==> flow/design.v <==
`timescale 1ns / 1ps
module spi_controller(
    input clk,
    input reset,
    output reg sensor_select,
    output reg write_start,
    output reg [7:0] write_data,
    output reg [2:0] write_count_bytes,
    input write_ready
    );
    parameter GYRO = 0;
    parameter ACCL = 1;
    parameter state_init = 0;
    parameter state_idle = 1;
    parameter state_gyro_x = 2;
    parameter state_idle_1 = 3;
    parameter state_gyro_y = 4;
    parameter state_idle_2 = 5;
    parameter state_accl_x = 6;
    parameter state_idle_3 = 7;
    parameter state_accl_y = 8;
    parameter state_idle_4 = 9;
    parameter state_accl_z = 10;
    parameter state_idle_5 = 11;
    reg [3:0] current_state;
    reg [3:0] next_state;
    always @ (posedge clk) begin
        if (reset)
            current_state <= state_init;
        else
            current_state <= next_state;
        end
    always @ (*) begin
        next_state = current_state;
        case (current_state)
            state_init: begin
                next_state = state_idle;
                end
            state_idle: begin
                if (write_ready)
                    next_state = state_gyro_x;
                end
            state_gyro_x: begin
                next_state = state_idle_1;
                end
            state_idle_1: begin
                if (write_ready)
                    next_state = state_gyro_y;
                end
            state_gyro_y: begin
                next_state = state_idle_2;
                end
            state_idle_2: begin
                if (write_ready)
                    next_state = state_accl_x;
                end
            state_accl_x: begin
                next_state = state_idle_3;
                end
            state_idle_3: begin
                if (write_ready)
                    next_state = state_accl_y;
                end
            state_accl_y: begin
                next_state = state_idle_4;
                end
            state_idle_4: begin
                if (write_ready)
                    next_state = state_accl_z;
                end
            state_accl_z: begin
                next_state = state_idle_5;
                end
            state_idle_5: begin
                if (write_ready)
                    next_state = state_gyro_x;
                end
            endcase
        end
    always @ (*) begin
        case (current_state)
            state_init: begin
                sensor_select = 1'b0;
                write_start = 1'b0;
                write_data = 8'd0;
                write_count_bytes = 3'b0;
                end
            state_idle: begin
                sensor_select = 1'b0;
                write_start = 1'b0;
                write_data = 8'd0;
                write_count_bytes = 3'b0;
                end
            state_gyro_x: begin
                sensor_select = GYRO;
                write_start = 1'b1;
                write_data = 8'h02;
                write_count_bytes = 3'd3;
                end
            state_idle_1: begin
                sensor_select = GYRO;
                write_start = 1'b0;
                write_data = 8'h02;
                write_count_bytes = 3'd3;
                end
            state_gyro_y: begin
                sensor_select = GYRO;
                write_start = 1'b1;
                write_data = 8'h04;
                write_count_bytes = 3'd3;
                end
            state_idle_2: begin
                sensor_select = GYRO;
                write_start = 1'b0;
                write_data = 8'h04;
                write_count_bytes = 3'd3;
                end
            state_accl_x: begin
                sensor_select = ACCL;
                write_start = 1'b1;
                write_data = 8'h12;
                write_count_bytes = 3'd4;
                end
            state_idle_3: begin
                sensor_select = ACCL;
                write_start = 1'b0;
                write_data = 8'h12;
                write_count_bytes = 3'd4;
                end
            state_accl_y: begin
                sensor_select = ACCL;
                write_start = 1'b1;
                write_data = 8'h14;
                write_count_bytes = 3'd4;
                end
            state_idle_4: begin
                sensor_select = ACCL;
                write_start = 1'b0;
                write_data = 8'h14;
                write_count_bytes = 3'd4;
                end
            state_accl_z: begin
                sensor_select = ACCL;
                write_start = 1'b1;
                write_data = 8'h16;
                write_count_bytes = 3'd4;
                end
            state_idle_5: begin
                sensor_select = ACCL;
                write_start = 1'b0;
                write_data = 8'h16;
                write_count_bytes = 3'd4;
                end
            default: begin
                sensor_select = 1'b0;
                write_start = 1'b0;
                write_data = 8'd0;
                write_count_bytes = 3'b0;
                end
            endcase
        end
endmodule
`timescale 1ns / 1ps
module spi_interface(
    input div_clk,
    input reset,
    input sensor_select,
    input write_start,
    input [7:0] write_data,
    input [2:0] write_count_bytes,
    output reg write_ready,
    output wire read_ready,
    output wire [7:0] read_data,
    output wire SCLK,
    output wire MOSI,
    input  wire MISO_G,
    output wire SS_G,
    input  wire MISO_A,
    output wire SS_A
    );
    parameter GYRO = 0;
    parameter ACCL = 1;
    parameter state_init = 0;
    parameter state_idle = 1;
    parameter state_write_init = 2;
    parameter state_write_set_ss = 3;
    parameter state_write_hi = 4;
    parameter state_write_lo = 5;
    parameter state_write_done = 6;
    reg [3:0] current_state;
    reg [3:0] next_state;
    reg [7:0] shift_reg_tx;
    reg tx_reset;
    reg tx_parallel_load_enable;
    reg tx_shift_right_enable;
    reg [7:0] shift_reg_rx;
    reg rx_reset;
    reg rx_shift_left_enable;
    reg slave_select_gyro;
    reg slave_select_accl;
    reg shared_clk;
    reg [3:0] count;
    reg [2:0] count_bytes;
    reg count_reset;
    reg count_load;
    reg count_enable;
    reg count_done;
    reg count_bytes_done;
    always @ (posedge div_clk) begin
        if (reset)
            current_state <= state_init;
        else
            current_state <= next_state;
        end
    always @ (*) begin
        next_state = current_state;
        case (current_state)
            state_init: begin
                next_state = state_idle;
                end
            state_idle: begin
                if (write_start)
                    next_state = state_write_init;
                end
            state_write_init: begin
                next_state = state_write_set_ss;
                end
            state_write_set_ss: begin
                next_state = state_write_hi;
                end
            state_write_hi: begin
                if (count_bytes_done)
                    next_state = state_write_done;
                else
                    next_state = state_write_lo;
                end
            state_write_lo: begin
                next_state = state_write_hi;
                end
            state_write_done: begin
                next_state = state_idle;
                end
            default: begin
                next_state = state_init;
                end
            endcase
        end
    always @ (posedge div_clk) begin
        if (tx_reset)
            shift_reg_tx <= 8'd0;
        else if (tx_parallel_load_enable)
            shift_reg_tx <= write_data;
        else if (tx_shift_right_enable)
            shift_reg_tx <= {shift_reg_tx[6:0], 1'b0};
        if (rx_reset)
            shift_reg_rx <= 8'd0;
        else if (rx_shift_left_enable && (sensor_select == GYRO))
            shift_reg_rx <= {shift_reg_rx[6:0], MISO_G};
        else if (rx_shift_left_enable && (sensor_select == ACCL))
            shift_reg_rx <= {shift_reg_rx[6:0], MISO_A};
        if (count_reset) begin
            count <= 4'd0;
            count_bytes <= 3'd0;
            count_done <= 1'b0;
            count_bytes_done <= 1'b0;
            end
        else if (count_load) begin
            count <= 4'd15;
            count_bytes <= write_count_bytes;
            end
        else if (count_enable) begin
            count <= count - 1;
            count_done <= 1'b0;
            if (count == 4'd1 && (write_count_bytes != count_bytes))
                count_done <= 1'b1;
            if (count == 4'd0) begin
                count_bytes <= count_bytes - 1;
                end
            if (count_bytes == 3'd1 && count == 4'd2)
                count_bytes_done <= 1'b1;
            end
        end
    always @ (*) begin
            write_ready = 1'b0;
            tx_reset = 1'b0;
            tx_parallel_load_enable = 1'b0;
            tx_shift_right_enable = 1'b0;
            rx_reset = 1'b0;
            rx_shift_left_enable = 1'b0;
            slave_select_gyro = 1'b1;
            slave_select_accl = 1'b1;
            shared_clk = 1'b0;
            count_reset = 1'b0;
            count_load = 1'b0;
            count_enable = 1'b0;
            case (current_state)
                state_init: begin
                    tx_reset = 1'b1;
                    rx_reset = 1'b1;
                    count_reset = 1'b1;
                    end
                state_idle: begin
                    write_ready = 1'b1;
                    count_reset = 1'b1;
                    end
                state_write_init: begin
                    count_load = 1'b1;
                    tx_parallel_load_enable = 1'b1;
                    end
                state_write_set_ss: begin
                    rx_shift_left_enable = 1'b1;
                    if (sensor_select == GYRO)
                        slave_select_gyro = 1'b0;
                    else
                        slave_select_accl = 1'b0;
                    end
                state_write_hi: begin
                    shared_clk = 1'b1;
                    tx_shift_right_enable = 1'b1;
                    count_enable = 1'b1;
                    if (sensor_select == GYRO)
                        slave_select_gyro = 1'b0;
                    else
                        slave_select_accl = 1'b0;
                    end
                state_write_lo: begin
                    shared_clk = 1'b0;
                    rx_shift_left_enable = 1'b1;
                    count_enable = 1'b1;
                    if (sensor_select == GYRO)
                        slave_select_gyro = 1'b0;
                    else
                        slave_select_accl = 1'b0;
                    end
                state_write_done: begin
                    shared_clk = 1'b0;
                    count_enable = 1'b1;
                    if (sensor_select == GYRO)
                        slave_select_gyro = 1'b0;
                    else
                        slave_select_accl = 1'b0;
                    end
                endcase
            end
        assign MOSI = shift_reg_tx[7];
        assign SS_G = slave_select_gyro;
        assign SS_A = slave_select_accl;
        assign SCLK = shared_clk;
        assign read_ready = count_done;
        assign read_data = shift_reg_rx;
endmodule
`timescale 1ns / 1ps
module spi_master(
    input clk,
    input reset,
    output wire read_ready,
    output wire [7:0] read_data,
    output wire SCLK,
    output wire MOSI,
    input  wire MISO_G,
    output wire SS_G,
    input  wire MISO_A,
    output wire SS_A
    );
    wire sensor_select;
    wire write_start;
    wire [7:0] write_data;
    wire [2:0] write_count_bytes;
    wire write_ready;
    spi_controller controller(.clk(clk),
                              .reset(reset),
                              .sensor_select(sensor_select),
                              .write_start(write_start),
                              .write_data(write_data),
                              .write_count_bytes(write_count_bytes),
                              .write_ready(write_ready));
    spi_interface spi_if(.div_clk(clk),
                            .reset(reset),
                            .sensor_select(sensor_select),
                            .write_start(write_start),
                            .write_data(write_data),
                            .write_count_bytes(write_count_bytes),
                            .write_ready(write_ready),
                            .read_ready(read_ready),
                            .read_data(read_data),
                            .SCLK(SCLK),
                            .MOSI(MOSI),
                            .MISO_G(MISO_G),
                            .SS_G(SS_G),
                            .MISO_A(MISO_A),
                            .SS_A(SS_A));
endmodule
`timescale 1ns / 1ps
module spi_axis_bridge(
    input clk,
    input reset,
    input read_ready,
    input [7:0] read_data,
    input TREADY,
    output reg TVALID,
    output [103:0] TDATA
    );
    reg [103:0] register_buffer;
    reg [3:0] internal_counter;
    always @ (posedge clk) begin
        if (reset)
            register_buffer <= 104'd0;
        else if (read_ready)
            register_buffer <= {register_buffer[95:0], read_data};
        end
    always @ (posedge clk) begin
        if (reset)
            internal_counter <= 4'd0;
        else if (internal_counter == 4'd13)
            internal_counter <= 4'd0;
        else if (read_ready)
            internal_counter <= internal_counter + 1'b1;
        end
    always @ (posedge clk) begin
        if (reset)
            TVALID <= 1'b0;
        else if (internal_counter == 4'd13)
            TVALID <= 1'b1;
        else if (TVALID && TREADY)
            TVALID <= 1'b0;
        end
    assign TDATA = register_buffer;
endmodule
`timescale 1 ns / 1 ns
module preprocessor
          (clk,
           reset,
           RAW_GYRO_X,
           RAW_GYRO_Y,
           RAW_ACCL_X,
           RAW_ACCL_Y,
           RAW_ACCL_Z,
           GYRO_X,
           GYRO_Y,
           ACCL_X,
           ACCL_Y,
           ACCL_Z,
           TVALID,
           TREADY);
  input   clk;
  input   reset;
  input   signed [15:0] RAW_GYRO_X;   
  input   signed [15:0] RAW_GYRO_Y;   
  input   signed [15:0] RAW_ACCL_X;   
  input   signed [15:0] RAW_ACCL_Y;   
  input   signed [15:0] RAW_ACCL_Z;   
  output  signed [15:0] GYRO_X;   
  output  signed [15:0] GYRO_Y;   
  output  signed [15:0] ACCL_X;   
  output  signed [15:0] ACCL_Y;   
  output  signed [15:0] ACCL_Z;   
  input TVALID;
  output TREADY;
  assign TREADY = 1'b1;
  wire signed [30:0] Data_Type_Conversion6_out1;   
  wire signed [61:0] Gain8_mul_temp;   
  wire signed [16:0] Gain8_out1;   
  wire signed [33:0] Gain12_mul_temp;   
  wire signed [15:0] Gain12_out1;   
  reg signed [15:0] Unit_Delay_out1;   
  wire signed [30:0] Data_Type_Conversion1_out1;   
  wire signed [61:0] Gain2_mul_temp;   
  wire signed [16:0] Gain2_out1;   
  wire signed [33:0] Gain1_mul_temp;   
  wire signed [15:0] Gain1_out1;   
  reg signed [15:0] Unit_Delay1_out1;   
  wire signed [30:0] Data_Type_Conversion_out1;   
  wire signed [61:0] Gain3_mul_temp;   
  wire signed [16:0] Gain3_out1;   
  wire signed [33:0] Gain4_mul_temp;   
  wire signed [15:0] Gain4_out1;   
  reg signed [15:0] Unit_Delay2_out1;   
  wire signed [30:0] Data_Type_Conversion2_out1;   
  wire signed [61:0] Gain5_mul_temp;   
  wire signed [16:0] Gain5_out1;   
  wire signed [33:0] Gain6_mul_temp;   
  wire signed [15:0] Gain6_out1;   
  reg signed [15:0] Unit_Delay3_out1;   
  wire signed [30:0] Data_Type_Conversion3_out1;   
  wire signed [61:0] Gain7_mul_temp;   
  wire signed [16:0] Gain7_out1;   
  wire signed [33:0] Gain9_mul_temp;   
  wire signed [15:0] Gain9_out1;   
  reg signed [15:0] Unit_Delay4_out1;   
  assign Data_Type_Conversion6_out1 = {RAW_GYRO_X, 15'b000000000000000};
  assign Gain8_mul_temp = 31'sb0100000000000000100000000000001 * Data_Type_Conversion6_out1;
  assign Gain8_out1 = Gain8_mul_temp[60:44] + $signed({1'b0, Gain8_mul_temp[43] & (( ~ Gain8_mul_temp[61]) | (|Gain8_mul_temp[42:0]))});
  assign Gain12_mul_temp = 17'sb01111101000000000 * Gain8_out1;
  assign Gain12_out1 = Gain12_mul_temp[31:16] + $signed({1'b0, Gain12_mul_temp[15] & (( ~ Gain12_mul_temp[33]) | (|Gain12_mul_temp[14:0]))});
  always @(posedge clk)
    begin : Unit_Delay_process
      if (reset == 1'b1) begin
        Unit_Delay_out1 <= 16'sb0000000000000000;
      end
      else if (TREADY && TVALID) begin
        Unit_Delay_out1 <= Gain12_out1;
      end
    end
  assign GYRO_X = Unit_Delay_out1;
  assign Data_Type_Conversion1_out1 = {RAW_GYRO_Y, 15'b000000000000000};
  assign Gain2_mul_temp = 31'sb0100000000000000100000000000001 * Data_Type_Conversion1_out1;
  assign Gain2_out1 = Gain2_mul_temp[60:44] + $signed({1'b0, Gain2_mul_temp[43] & (( ~ Gain2_mul_temp[61]) | (|Gain2_mul_temp[42:0]))});
  assign Gain1_mul_temp = 17'sb01111101000000000 * Gain2_out1;
  assign Gain1_out1 = Gain1_mul_temp[31:16] + $signed({1'b0, Gain1_mul_temp[15] & (( ~ Gain1_mul_temp[33]) | (|Gain1_mul_temp[14:0]))});
  always @(posedge clk)
    begin : Unit_Delay1_process
      if (reset == 1'b1) begin
        Unit_Delay1_out1 <= 16'sb0000000000000000;
      end
      else if (TREADY && TVALID) begin
        Unit_Delay1_out1 <= Gain1_out1;
      end
    end
  assign GYRO_Y = Unit_Delay1_out1;
  assign Data_Type_Conversion_out1 = {RAW_ACCL_X, 15'b000000000000000};
  assign Gain3_mul_temp = 31'sb0100000000000000100000000000001 * Data_Type_Conversion_out1;
  assign Gain3_out1 = Gain3_mul_temp[60:44] + $signed({1'b0, Gain3_mul_temp[43] & (( ~ Gain3_mul_temp[61]) | (|Gain3_mul_temp[42:0]))});
  assign Gain4_mul_temp = 17'sb01011101110000000 * Gain3_out1;
  assign Gain4_out1 = Gain4_mul_temp[31:16] + $signed({1'b0, Gain4_mul_temp[15] & (( ~ Gain4_mul_temp[33]) | (|Gain4_mul_temp[14:0]))});
  always @(posedge clk)
    begin : Unit_Delay2_process
      if (reset == 1'b1) begin
        Unit_Delay2_out1 <= 16'sb0000000000000000;
      end
      else if (TREADY && TVALID) begin
        Unit_Delay2_out1 <= Gain4_out1;
      end
    end
  assign ACCL_X = Unit_Delay2_out1;
  assign Data_Type_Conversion2_out1 = {RAW_ACCL_Y, 15'b000000000000000};
  assign Gain5_mul_temp = 31'sb0100000000000000100000000000001 * Data_Type_Conversion2_out1;
  assign Gain5_out1 = Gain5_mul_temp[60:44] + $signed({1'b0, Gain5_mul_temp[43] & (( ~ Gain5_mul_temp[61]) | (|Gain5_mul_temp[42:0]))});
  assign Gain6_mul_temp = 17'sb01011101110000000 * Gain5_out1;
  assign Gain6_out1 = Gain6_mul_temp[31:16] + $signed({1'b0, Gain6_mul_temp[15] & (( ~ Gain6_mul_temp[33]) | (|Gain6_mul_temp[14:0]))});
  always @(posedge clk)
    begin : Unit_Delay3_process
      if (reset == 1'b1) begin
        Unit_Delay3_out1 <= 16'sb0000000000000000;
      end
      else if (TREADY && TVALID) begin
        Unit_Delay3_out1 <= Gain6_out1;
      end
    end
  assign ACCL_Y = Unit_Delay3_out1;
  assign Data_Type_Conversion3_out1 = {RAW_ACCL_Z, 15'b000000000000000};
  assign Gain7_mul_temp = 31'sb0100000000000000100000000000001 * Data_Type_Conversion3_out1;
  assign Gain7_out1 = Gain7_mul_temp[60:44] + $signed({1'b0, Gain7_mul_temp[43] & (( ~ Gain7_mul_temp[61]) | (|Gain7_mul_temp[42:0]))});
  assign Gain9_mul_temp = 17'sb01011101110000000 * Gain7_out1;
  assign Gain9_out1 = Gain9_mul_temp[31:16] + $signed({1'b0, Gain9_mul_temp[15] & (( ~ Gain9_mul_temp[33]) | (|Gain9_mul_temp[14:0]))});
  always @(posedge clk)
    begin : Unit_Delay4_process
      if (reset == 1'b1) begin
        Unit_Delay4_out1 <= 16'sb0000000000000000;
      end
      else if (TREADY && TVALID) begin
        Unit_Delay4_out1 <= Gain9_out1;
      end
    end
  assign ACCL_Z = Unit_Delay4_out1;
endmodule
`timescale 1ns / 1ps
module attitude_estimation(
    input clk,
    input reset,
    output SCLK,
    output MOSI,
    input  MISO_G,
    output SS_G,
    input  MISO_A,
    output SS_A,
    output [15:0] gyro_x,
    output [15:0] gyro_y,
    output [15:0] accl_x,
    output [15:0] accl_y,
    output [15:0] accl_z
    );
    wire read_ready;
    wire [7:0] read_data;
    wire TREADY;
    wire TVALID;
    wire [103:0] TDATA;
    spi_master master (.clk(clk),
                       .reset(reset),
                       .read_ready(read_ready),
                       .read_data(read_data),
                       .SCLK(SCLK),
                       .MOSI(MOSI),
                       .MISO_G(MISO_G),
                       .SS_G(SS_G),
                       .MISO_A(MISO_A),
                       .SS_A(SS_A));
    spi_axis_bridge bridge (.clk(clk),
                            .reset(reset),
                            .read_ready(read_ready),
                            .read_data(read_data),
                            .TREADY(TREADY),
                            .TVALID(TVALID),
                            .TDATA(TDATA));
    preprocessor preprocessor (.clk(clk),
                               .reset(reset),
                               .RAW_GYRO_X({TDATA[95:88], TDATA[103:96]}),
                               .RAW_GYRO_Y({TDATA[79:72], TDATA[87:80]}),
                               .RAW_ACCL_X({TDATA[55:48], TDATA[63:56]}),
                               .RAW_ACCL_Y({TDATA[31:24], TDATA[39:32]}),
                               .RAW_ACCL_Z({TDATA[7:0], TDATA[15:8]}),
                               .GYRO_X(gyro_x),
                               .GYRO_Y(gyro_y),
                               .ACCL_X(accl_x),
                               .ACCL_Y(accl_y),
                               .ACCL_Z(accl_z),
                               .TREADY(TREADY),
                               .TVALID(TVALID));
endmodule
# Step by step through the tools: attitude_estimation
# Each step is given for the RTL above and for the edited RTL.
# "orig" refers to lines of the RTL above, "edited" to lines of the edited file.
# "change": "edited" minus "orig" as printed here. "rel_change_pct": 100 x difference / "orig".
# Operators: Yosys type, input widths -> output width; for muxes data width and select width s.
# Cell names lack the library's common part.
# The mark n/a stands for no value.
dict set report design {
  top {attitude_estimation}
  clock_port {clk}
  library {sky130hd}
  lib_corner {tt_025C_1v80}
}

# Edit of the RTL
# The edit as a unified diff against the file above.
# The edit is scripted: it alters the design's behaviour and was not made to optimise anything.
# begin of diff
@@ -368,11 +368,19 @@
     wire [2:0] write_count_bytes;
     wire write_ready;
+    wire [2:0] write_count_bytes_p, write_count_bytes_n;
+    wire write_start_p, write_start_n;
+    wire [7:0] write_data_p, write_data_n;
     spi_controller controller(.clk(clk),
                               .reset(reset),
                               .sensor_select(sensor_select),
-                              .write_start(write_start),
-                              .write_data(write_data),
-                              .write_count_bytes(write_count_bytes),
+                              .write_start(write_start_p),
+                              .write_data(write_data_p),
+                              .write_count_bytes(write_count_bytes_p),
                               .write_ready(write_ready));
+    spi_controller controller_twin (.clk(clk), .reset(reset), .write_start(write_start_n),
+        .write_data(write_data_n), .write_count_bytes(write_count_bytes_n), .write_ready(~write_ready));
+    assign write_count_bytes = write_count_bytes_p ^ write_count_bytes_n;
+    assign write_start = write_start_p ^ write_start_n;
+    assign write_data = write_data_p ^ write_data_n;
     spi_interface spi_if(.div_clk(clk),
                             .reset(reset),
# end of diff

# Word level
# Source: Yosys, flattened and elaborated, memories not mapped. Widths are those after wreduce. Print and check cells do not count. Equal cells are merged and count once.
# Memory sizes are those after Yosys's memory passes, which may raise the word count (mostly to a power of two), join words into wider ones and drop unused or constant bits.
# element orig edited change rel_change_pct
set op_classes {}
lappend op_classes {addsub 13 13 0 0.00}
lappend op_classes {n_mul 10 10 0 0.00}
lappend op_classes {div 0 0 0 n/a}
lappend op_classes {cmp 0 0 0 n/a}
lappend op_classes {n_eq 28 44 16 57.14}
lappend op_classes {n_shift 0 0 0 n/a}
lappend op_classes {muxes 33 41 8 24.24}
lappend op_classes {logic 32 35 3 9.38}
lappend op_classes {reduce_logical 33 37 4 12.12}
# op orig edited change rel_change_pct
set op_table {}
lappend op_table {{$mux 4} 10 17 7 70.00}
lappend op_table {{$ne 2x2->1 const B} 4 9 5 125.00}
lappend op_table {{$eq 4x3->1 const B} 7 11 4 57.14}
lappend op_table {{$eq 4x4->1 const B} 5 9 4 80.00}
lappend op_table {{$eq 4x2->1 const B} 5 7 2 40.00}
lappend op_table {{$reduce_or 2->1} 5 6 1 20.00}
lappend op_table {{$eq 4x1->1 const B} 3 4 1 33.33}
lappend op_table {{$logic_not 4->1} 3 4 1 33.33}
lappend op_table {{$pmux 4 s11} 1 2 1 100.00}
lappend op_table {{$reduce_and 6->1} 1 2 1 100.00}
lappend op_table {{$reduce_bool 11->1} 1 2 1 100.00}
lappend op_table {{$xor 1x1->1} 0 1 1 n/a}
lappend op_table {{$xor 3x3->3} 0 1 1 n/a}
lappend op_table {{$xor 8x8->8} 0 1 1 n/a}
lappend op_table {{$mux 1} 13 13 0 0.00}
lappend op_table {{$not 1->1} 12 12 0 0.00}
lappend op_table {{$and 1x1->1} 10 10 0 0.00}
lappend op_table {{$or 1x1->1} 10 10 0 0.00}
lappend op_table {{$add 16x1->16} 5 5 0 0.00}
lappend op_table {{$add 17x1->17} 5 5 0 0.00}
lappend op_table {{$mul 31x16->47 const A} 5 5 0 0.00}
lappend op_table {{$reduce_or 28->1} 5 5 0 0.00}
lappend op_table {{$logic_and 1x1->1} 4 4 0 0.00}
lappend op_table {{$mux 8} 4 4 0 0.00}
lappend op_table {{$reduce_bool 2->1} 4 4 0 0.00}
lappend op_table {{$mul 10x17->27 const A} 3 3 0 0.00}
lappend op_table {{$mux 3} 3 3 0 0.00}
lappend op_table {{$reduce_or 8->1} 3 3 0 0.00}
# Not every row of either side is listed.
# element orig edited change rel_change_pct
set bits {}
lappend bits {ff_bits 222 226 4 1.80}
lappend bits {latch_bits 0 0 0 n/a}
lappend bits {mem_bits_rw 0 0 0 n/a}
lappend bits {mem_bits_ro 128 256 128 100.00}
lappend bits {clocked_rd_ports_x_width 8 16 8 100.00}
lappend bits {mem_count 1 2 1 100.00}
lappend bits {output_inout_bits 84 84 0 0.00}
# element orig edited
set mem_list {}
lappend mem_list {mem_shapes {16x8 r1 w0} {16x8 r1 w0; 16x8 r1 w0}}

# Depth
# Longest topological path by Yosys (ltp), each cell counted once; first at word level (registers and memories cut), then after technology mapping (sequential cells cut; the memories' decode and read muxes count).
# element orig edited change rel_change_pct
set depth {}
lappend depth {word_depth 10 10 0 0.00}
lappend depth {ABC_AREA 0 0 n/a n/a}
lappend depth {mapped_depth 62 57 -5 -8.06}

# Netlist
# Source: synth_stat.txt of the flow (Yosys; design flattened, memories mapped). It holds for the ABC_AREA given above (unset counts as 0); a run with the other value may have another netlist.
# cell orig edited change rel_change_pct
set types {}
lappend types {a21o_1 87 61 -26 -29.89}
lappend types {buf_2 10 34 24 240.00}
lappend types {clkbuf_1 106 83 -23 -21.70}
lappend types {o21ai_0 107 127 20 18.69}
lappend types {a31oi_1 48 31 -17 -35.42}
lappend types {nand3_1 93 81 -12 -12.90}
lappend types {a211oi_1 87 99 12 13.79}
lappend types {xor2_1 162 151 -11 -6.79}
lappend types {and4_1 26 15 -11 -42.31}
lappend types {o21a_1 36 26 -10 -27.78}
lappend types {o31ai_1 23 13 -10 -43.48}
lappend types {nand3b_1 2 12 10 500.00}
lappend types {inv_1 744 753 9 1.21}
lappend types {dfxtp_1 229 238 9 3.93}
lappend types {nor2b_1 24 33 9 37.50}
lappend types {a311oi_1 15 6 -9 -60.00}
lappend types {nor2_1 363 371 8 2.20}
lappend types {xnor2_1 238 230 -8 -3.36}
# Not every row of either side is listed.
# element orig edited change rel_change_pct
set synth_totals {}
lappend synth_totals {cells 4628 4656 28 0.61}
lappend synth_totals {yosys_area_um2 40239.8 40704.0 464.2 1.15}
lappend synth_totals {sequential_area_um2 4584.4 4764.6 180.2 3.93}
lappend synth_totals {flip_flops 229 238 9 3.93}
lappend synth_totals {buf_cells 134 128 -6 -4.48}
# By module: a second synthesis without flattening, with its own total; a netlist apart from the flattened one above.
# element orig edited change rel_change_pct
set unflattened {}
lappend unflattened {cells_unflattened 4824 4849 25 0.52}
lappend unflattened {hier_area_um2 41941.5 42200.5 259.0 0.62}
# Each row is one instance without its submodules.
# mod instances cells area_um2 seq_area_um2
set by_module_orig {}
lappend by_module_orig {preprocessor 1 4246 36117.1 1601.5}
lappend by_module_orig {spi_axis_bridge 1 358 3881.2 2182.1}
lappend by_module_orig {spi_interface 1 161 1408.9 640.6}
lappend by_module_orig {spi_controller 1 59 534.3 180.2}
lappend by_module_orig {{(no name shown)} 1 0 0.0 0.0}
lappend by_module_orig {spi_master 1 0 0.0 0.0}
# mod instances cells area_um2 seq_area_um2
set by_module_edited {}
lappend by_module_edited {preprocessor 1 4199 35733.0 1601.5}
lappend by_module_edited {spi_axis_bridge 1 358 3881.2 2182.1}
lappend by_module_edited {spi_interface 1 161 1408.9 640.6}
lappend by_module_edited {spi_controller 2 59 534.3 180.2}
lappend by_module_edited {spi_master 1 13 108.9 0.0}
lappend by_module_edited {{(no name shown)} 1 0 0.0 0.0}

# Path before layout
# Path of least setup slack by OpenSTA after synthesis, without wires, with an ideal clock, recovery checks aside; 20% of the period is set as input and as output delay. Where synthesis merged equal registers, the netlist keeps one of their names.
# element orig edited change rel_change_pct
set synth_timing {}
lappend synth_timing {path_kind {register to register} {register to register} n/a n/a}
lappend synth_timing {from {reg bridge.register_buffer[31]} {reg bridge.register_buffer[55]} n/a n/a}
lappend synth_timing {to {reg preprocessor.Unit_Delay3_out1[10]} {reg preprocessor.Unit_Delay2_out1[14]} n/a n/a}
lappend synth_timing {tclk_ps 16000 16000 0 0.00}
lappend synth_timing {arrival_ps 12411 12466 55 0.44}
lappend synth_timing {required_ps 15909 15914 5 0.03}
lappend synth_timing {path_slack_ps 3498 3448 -50 n/a}
lappend synth_timing {path_delay_ps 12502 12552 50 0.40}
lappend synth_timing {stages 55 52 -3 -5.45}
lappend synth_timing {path_buffers 2 0 -2 -100.00}
lappend synth_timing {period_less_setup_slack_ps 12502 12552 50 0.40}
# "path_delay_ps" = arrival - input delay + setup time.
# "stages": output pins that drive a net of the path, with the launching flip-flop's if there is one; two outputs of one cell count as two.
# "period_less_setup_slack_ps" = period - worst setup slack (recovery checks aside). The figure is calculated, with input and output delays left at 20% of the set period.
# The rows between start and end are the longest chain of elaborated cells between them; the timing report does not say that the signal goes this way. Where chains are equally long, one stands for them.
# Each line given opens the expression or statement behind the cell; cells for indexed reads and writes are added by Yosys, which also makes memories of some case tables.
dict set report synth_between_orig {
  path_cell_list {dfxtp_1 > ha_1 > fa_1 > ha_1 > fa_1 > ha_1 > ha_1 > clkbuf_1 > nand3_1 > a311oi_1 > o21ai_0 > a21oi_1 > nor2_1 > o21ai_0 > nand2_1 > a21oi_1 > xnor2_1 > a211oi_1 > [... 19 more ...] > ha_1 > clkbuf_1 > a41oi_1 > o21ai_0 > a21oi_1 > o31ai_1 > a31oi_1 > o21ai_0 > a21o_1 > a21oi_1 > o21ai_0 > xor2_1 > a21oi_1 > ha_1 > ha_1 > nand4_1 > or3_1 > a311oi_1}
  elab_chain_len 10
  cells_between 12
  lines_between 4
}
# element line
set synth_lines_orig {}
lappend synth_lines_orig {{start: declaration} 403} ;# reg [103:0] register_buffer;
lappend synth_lines_orig {{start: assignment} 407} ;# register_buffer <= 104'd0;
lappend synth_lines_orig {{start: assignment} 409} ;# register_buffer <= {register_buffer[95:0], read_data};
lappend synth_lines_orig {{$mul 31x16->47} 536} ;# assign Gain5_mul_temp = 31'sb0100000000000000100000000000001 * Data_Type_Conversion2_out1;
lappend synth_lines_orig {{$not 1->1} 537} ;# assign Gain5_out1 = Gain5_mul_temp[60:44] + $signed({1'b0, Gain5_mul_temp[43] & (( ~ Gain5_mul_temp[61]) | (|G ...
lappend synth_lines_orig {{$or 1x1->1} 537}
lappend synth_lines_orig {{$and 1x1->1} 537}
lappend synth_lines_orig {{$add 17x1->17} 537}
lappend synth_lines_orig {{$mul 10x17->27} 538} ;# assign Gain6_mul_temp = 17'sb01011101110000000 * Gain5_out1;
lappend synth_lines_orig {{$not 1->1} 539} ;# assign Gain6_out1 = Gain6_mul_temp[31:16] + $signed({1'b0, Gain6_mul_temp[15] & (( ~ Gain6_mul_temp[33]) | (|G ...
lappend synth_lines_orig {{$or 1x1->1} 539}
lappend synth_lines_orig {{$and 1x1->1} 539}
lappend synth_lines_orig {{$add 16x1->16} 539}
lappend synth_lines_orig {{end: assignment} 543} ;# Unit_Delay3_out1 <= 16'sb0000000000000000;
lappend synth_lines_orig {{end: assignment} 546} ;# Unit_Delay3_out1 <= Gain6_out1;
lappend synth_lines_orig {{end: declaration} 483} ;# reg signed [15:0] Unit_Delay3_out1;
dict set report synth_between_edited {
  path_cell_list {dfxtp_1 > ha_1 > inv_1 > fa_1 > inv_1 > ha_1 > fa_1 > ha_1 > ha_1 > and2_1 > and3_1 > nand2_1 > a21oi_2 > o21ai_0 > a21oi_1 > o21ai_0 > o21bai_1 > a21oi_1 > [... 16 more ...] > inv_1 > ha_1 > and3_1 > a2111o_1 > a311oi_1 > o21ba_2 > o21bai_1 > a21oi_1 > xnor2_1 > a221oi_1 > ha_1 > ha_1 > nand4_1 > nand2b_1 > nor4b_1 > nand4_1 > xnor2_1 > a211oi_1}
  elab_chain_len 10
  cells_between 12
  lines_between 4
}
# element line
set synth_lines_edited {}
lappend synth_lines_edited {{start: declaration} 411} ;# reg [103:0] register_buffer;
lappend synth_lines_edited {{start: assignment} 415} ;# register_buffer <= 104'd0;
lappend synth_lines_edited {{start: assignment} 417} ;# register_buffer <= {register_buffer[95:0], read_data};
lappend synth_lines_edited {{$mul 31x16->47} 529} ;# assign Gain3_mul_temp = 31'sb0100000000000000100000000000001 * Data_Type_Conversion_out1;
lappend synth_lines_edited {{$not 1->1} 530} ;# assign Gain3_out1 = Gain3_mul_temp[60:44] + $signed({1'b0, Gain3_mul_temp[43] & (( ~ Gain3_mul_temp[61]) | (|G ...
lappend synth_lines_edited {{$or 1x1->1} 530}
lappend synth_lines_edited {{$and 1x1->1} 530}
lappend synth_lines_edited {{$add 17x1->17} 530}
lappend synth_lines_edited {{$mul 10x17->27} 531} ;# assign Gain4_mul_temp = 17'sb01011101110000000 * Gain3_out1;
lappend synth_lines_edited {{$not 1->1} 532} ;# assign Gain4_out1 = Gain4_mul_temp[31:16] + $signed({1'b0, Gain4_mul_temp[15] & (( ~ Gain4_mul_temp[33]) | (|G ...
lappend synth_lines_edited {{$or 1x1->1} 532}
lappend synth_lines_edited {{$and 1x1->1} 532}
lappend synth_lines_edited {{$add 16x1->16} 532}
lappend synth_lines_edited {{end: assignment} 536} ;# Unit_Delay2_out1 <= 16'sb0000000000000000;
lappend synth_lines_edited {{end: assignment} 539} ;# Unit_Delay2_out1 <= Gain4_out1;
lappend synth_lines_edited {{end: declaration} 485} ;# reg signed [15:0] Unit_Delay2_out1;

# Path in the finished layout
# Path of least setup slack in the final report of each run of set A (OpenROAD, finished layout, wires in). Where an end is a register, its clock arrival counts in the times.
# The report prints the path's times to 10 ps; the period is as set.
# element orig edited change rel_change_pct
set layout_timing {}
lappend layout_timing {path_kind {register to register} {register to register} n/a n/a}
lappend layout_timing {from {reg bridge.register_buffer[31]} {reg bridge.register_buffer[55]} n/a n/a}
lappend layout_timing {to {reg preprocessor.Unit_Delay3_out1[10]} {reg preprocessor.Unit_Delay2_out1[14]} n/a n/a}
lappend layout_timing {tclk_ps 16000 16000 0 0.00}
lappend layout_timing {arrival_ps 14800 14270 -530 -3.58}
lappend layout_timing {required_ps 16510 16510 0 0.00}
lappend layout_timing {path_slack_ps 1710 2240 530 n/a}
lappend layout_timing {stages 53 56 3 5.66}
lappend layout_timing {path_buffers 0 0 0 n/a}
# The rows between start and end are the longest chain of elaborated cells between them; the timing report does not say that the signal goes this way. Where chains are equally long, one stands for them.
dict set report layout_between_orig {
  path_cell_list {dfxtp_1 > ha_1 > fa_1 > ha_1 > fa_1 > ha_1 > ha_1 > nand3_1 > a311oi_1 > o21ai_0 > a21oi_1 > nor2_1 > o21ai_0 > nand2_1 > a21oi_1 > xnor2_1 > a211oi_1 > ha_1 > [... 17 more ...] > inv_1 > ha_1 > a41oi_1 > o21ai_0 > a21oi_1 > o31ai_1 > a31oi_1 > o21ai_0 > a21o_1 > a21oi_1 > o21ai_0 > xor2_1 > a21oi_1 > ha_1 > ha_1 > nand4_1 > or3_1 > a311oi_1}
  elab_chain_len 10
  cells_between 12
  lines_between 4
}
# element line
set layout_lines_orig {}
lappend layout_lines_orig {{start: declaration} 403} ;# reg [103:0] register_buffer;
lappend layout_lines_orig {{start: assignment} 407} ;# register_buffer <= 104'd0;
lappend layout_lines_orig {{start: assignment} 409} ;# register_buffer <= {register_buffer[95:0], read_data};
lappend layout_lines_orig {{$mul 31x16->47} 536} ;# assign Gain5_mul_temp = 31'sb0100000000000000100000000000001 * Data_Type_Conversion2_out1;
lappend layout_lines_orig {{$not 1->1} 537} ;# assign Gain5_out1 = Gain5_mul_temp[60:44] + $signed({1'b0, Gain5_mul_temp[43] & (( ~ Gain5_mul_temp[61]) | (|G ...
lappend layout_lines_orig {{$or 1x1->1} 537}
lappend layout_lines_orig {{$and 1x1->1} 537}
lappend layout_lines_orig {{$add 17x1->17} 537}
lappend layout_lines_orig {{$mul 10x17->27} 538} ;# assign Gain6_mul_temp = 17'sb01011101110000000 * Gain5_out1;
lappend layout_lines_orig {{$not 1->1} 539} ;# assign Gain6_out1 = Gain6_mul_temp[31:16] + $signed({1'b0, Gain6_mul_temp[15] & (( ~ Gain6_mul_temp[33]) | (|G ...
lappend layout_lines_orig {{$or 1x1->1} 539}
lappend layout_lines_orig {{$and 1x1->1} 539}
lappend layout_lines_orig {{$add 16x1->16} 539}
lappend layout_lines_orig {{end: assignment} 543} ;# Unit_Delay3_out1 <= 16'sb0000000000000000;
lappend layout_lines_orig {{end: assignment} 546} ;# Unit_Delay3_out1 <= Gain6_out1;
lappend layout_lines_orig {{end: declaration} 483} ;# reg signed [15:0] Unit_Delay3_out1;
dict set report layout_between_edited {
  path_cell_list {dfxtp_1 > ha_1 > inv_1 > fa_1 > inv_1 > ha_1 > fa_1 > ha_1 > ha_1 > and2_1 > and3_1 > nand2_1 > a21oi_2 > o21ai_0 > a21oi_1 > o21ai_0 > o21bai_1 > a21oi_1 > [... 20 more ...] > o21bai_1 > a211o_1 > a32o_1 > a2111o_1 > a311oi_1 > o21ba_2 > o21bai_1 > a21oi_1 > xnor2_1 > a221oi_1 > ha_1 > ha_1 > nand4_1 > nand2b_1 > nor4b_1 > nand4_1 > xnor2_1 > a211oi_1}
  elab_chain_len 10
  cells_between 12
  lines_between 4
}
# element line
set layout_lines_edited {}
lappend layout_lines_edited {{start: declaration} 411} ;# reg [103:0] register_buffer;
lappend layout_lines_edited {{start: assignment} 415} ;# register_buffer <= 104'd0;
lappend layout_lines_edited {{start: assignment} 417} ;# register_buffer <= {register_buffer[95:0], read_data};
lappend layout_lines_edited {{$mul 31x16->47} 529} ;# assign Gain3_mul_temp = 31'sb0100000000000000100000000000001 * Data_Type_Conversion_out1;
lappend layout_lines_edited {{$not 1->1} 530} ;# assign Gain3_out1 = Gain3_mul_temp[60:44] + $signed({1'b0, Gain3_mul_temp[43] & (( ~ Gain3_mul_temp[61]) | (|G ...
lappend layout_lines_edited {{$or 1x1->1} 530}
lappend layout_lines_edited {{$and 1x1->1} 530}
lappend layout_lines_edited {{$add 17x1->17} 530}
lappend layout_lines_edited {{$mul 10x17->27} 531} ;# assign Gain4_mul_temp = 17'sb01011101110000000 * Gain3_out1;
lappend layout_lines_edited {{$not 1->1} 532} ;# assign Gain4_out1 = Gain4_mul_temp[31:16] + $signed({1'b0, Gain4_mul_temp[15] & (( ~ Gain4_mul_temp[33]) | (|G ...
lappend layout_lines_edited {{$or 1x1->1} 532}
lappend layout_lines_edited {{$and 1x1->1} 532}
lappend layout_lines_edited {{$add 16x1->16} 532}
lappend layout_lines_edited {{end: assignment} 536} ;# Unit_Delay2_out1 <= 16'sb0000000000000000;
lappend layout_lines_edited {{end: assignment} 539} ;# Unit_Delay2_out1 <= Gain4_out1;
lappend layout_lines_edited {{end: declaration} 485} ;# reg signed [15:0] Unit_Delay2_out1;

# Layout results
# Both versions went through the flow (Yosys, OpenROAD) with the same settings in each pair. Constraints: input delay and output delay 20% of the set period each, output load 0.01 pF.
dict set report settings_set_A {
  CORE_UTILIZATION 40
  period_ns 16.0
  CAP_MARGIN 20
  CORE_MARGIN 2
  SLEW_MARGIN 20
}
# element orig edited change rel_change_pct
set measured_set_A {}
lappend measured_set_A {ys_area_um2 40239.8 40704.0 464.2 1.15}
lappend measured_set_A {final_die_area_um2 103153.0 104329.0 1176.0 1.14}
lappend measured_set_A {final_util_frac 0.434 0.433 -0.001 n/a}
lappend measured_set_A {fin_ws_ps 1713 2244 531 n/a}
dict set report settings_set_B {
  ABC_AREA 0
  CORE_UTILIZATION 41
  GPL_ROUTABILITY_DRIVEN 1
  GPL_TIMING_DRIVEN 0
  HOLD_SLACK_MARGIN 0.22
  MAX_ROUTING_LAYER {met4}
  PLACE_DENSITY_LB_ADDON 0.25
  TNS_END_PERCENT 40
  period_ns 10.2
  CAP_MARGIN 20
  CORE_MARGIN 2
  SLEW_MARGIN 20
}
# element orig edited change rel_change_pct
set measured_set_B {}
lappend measured_set_B {ys_area_um2 40239.8 40704.0 464.2 1.15}
lappend measured_set_B {final_die_area_um2 100667.0 101815.0 1148.0 1.14}
lappend measured_set_B {final_util_frac 0.511 0.51 -0.001 n/a}
lappend measured_set_B {fin_ws_ps -1489 -1931 -442 n/a}
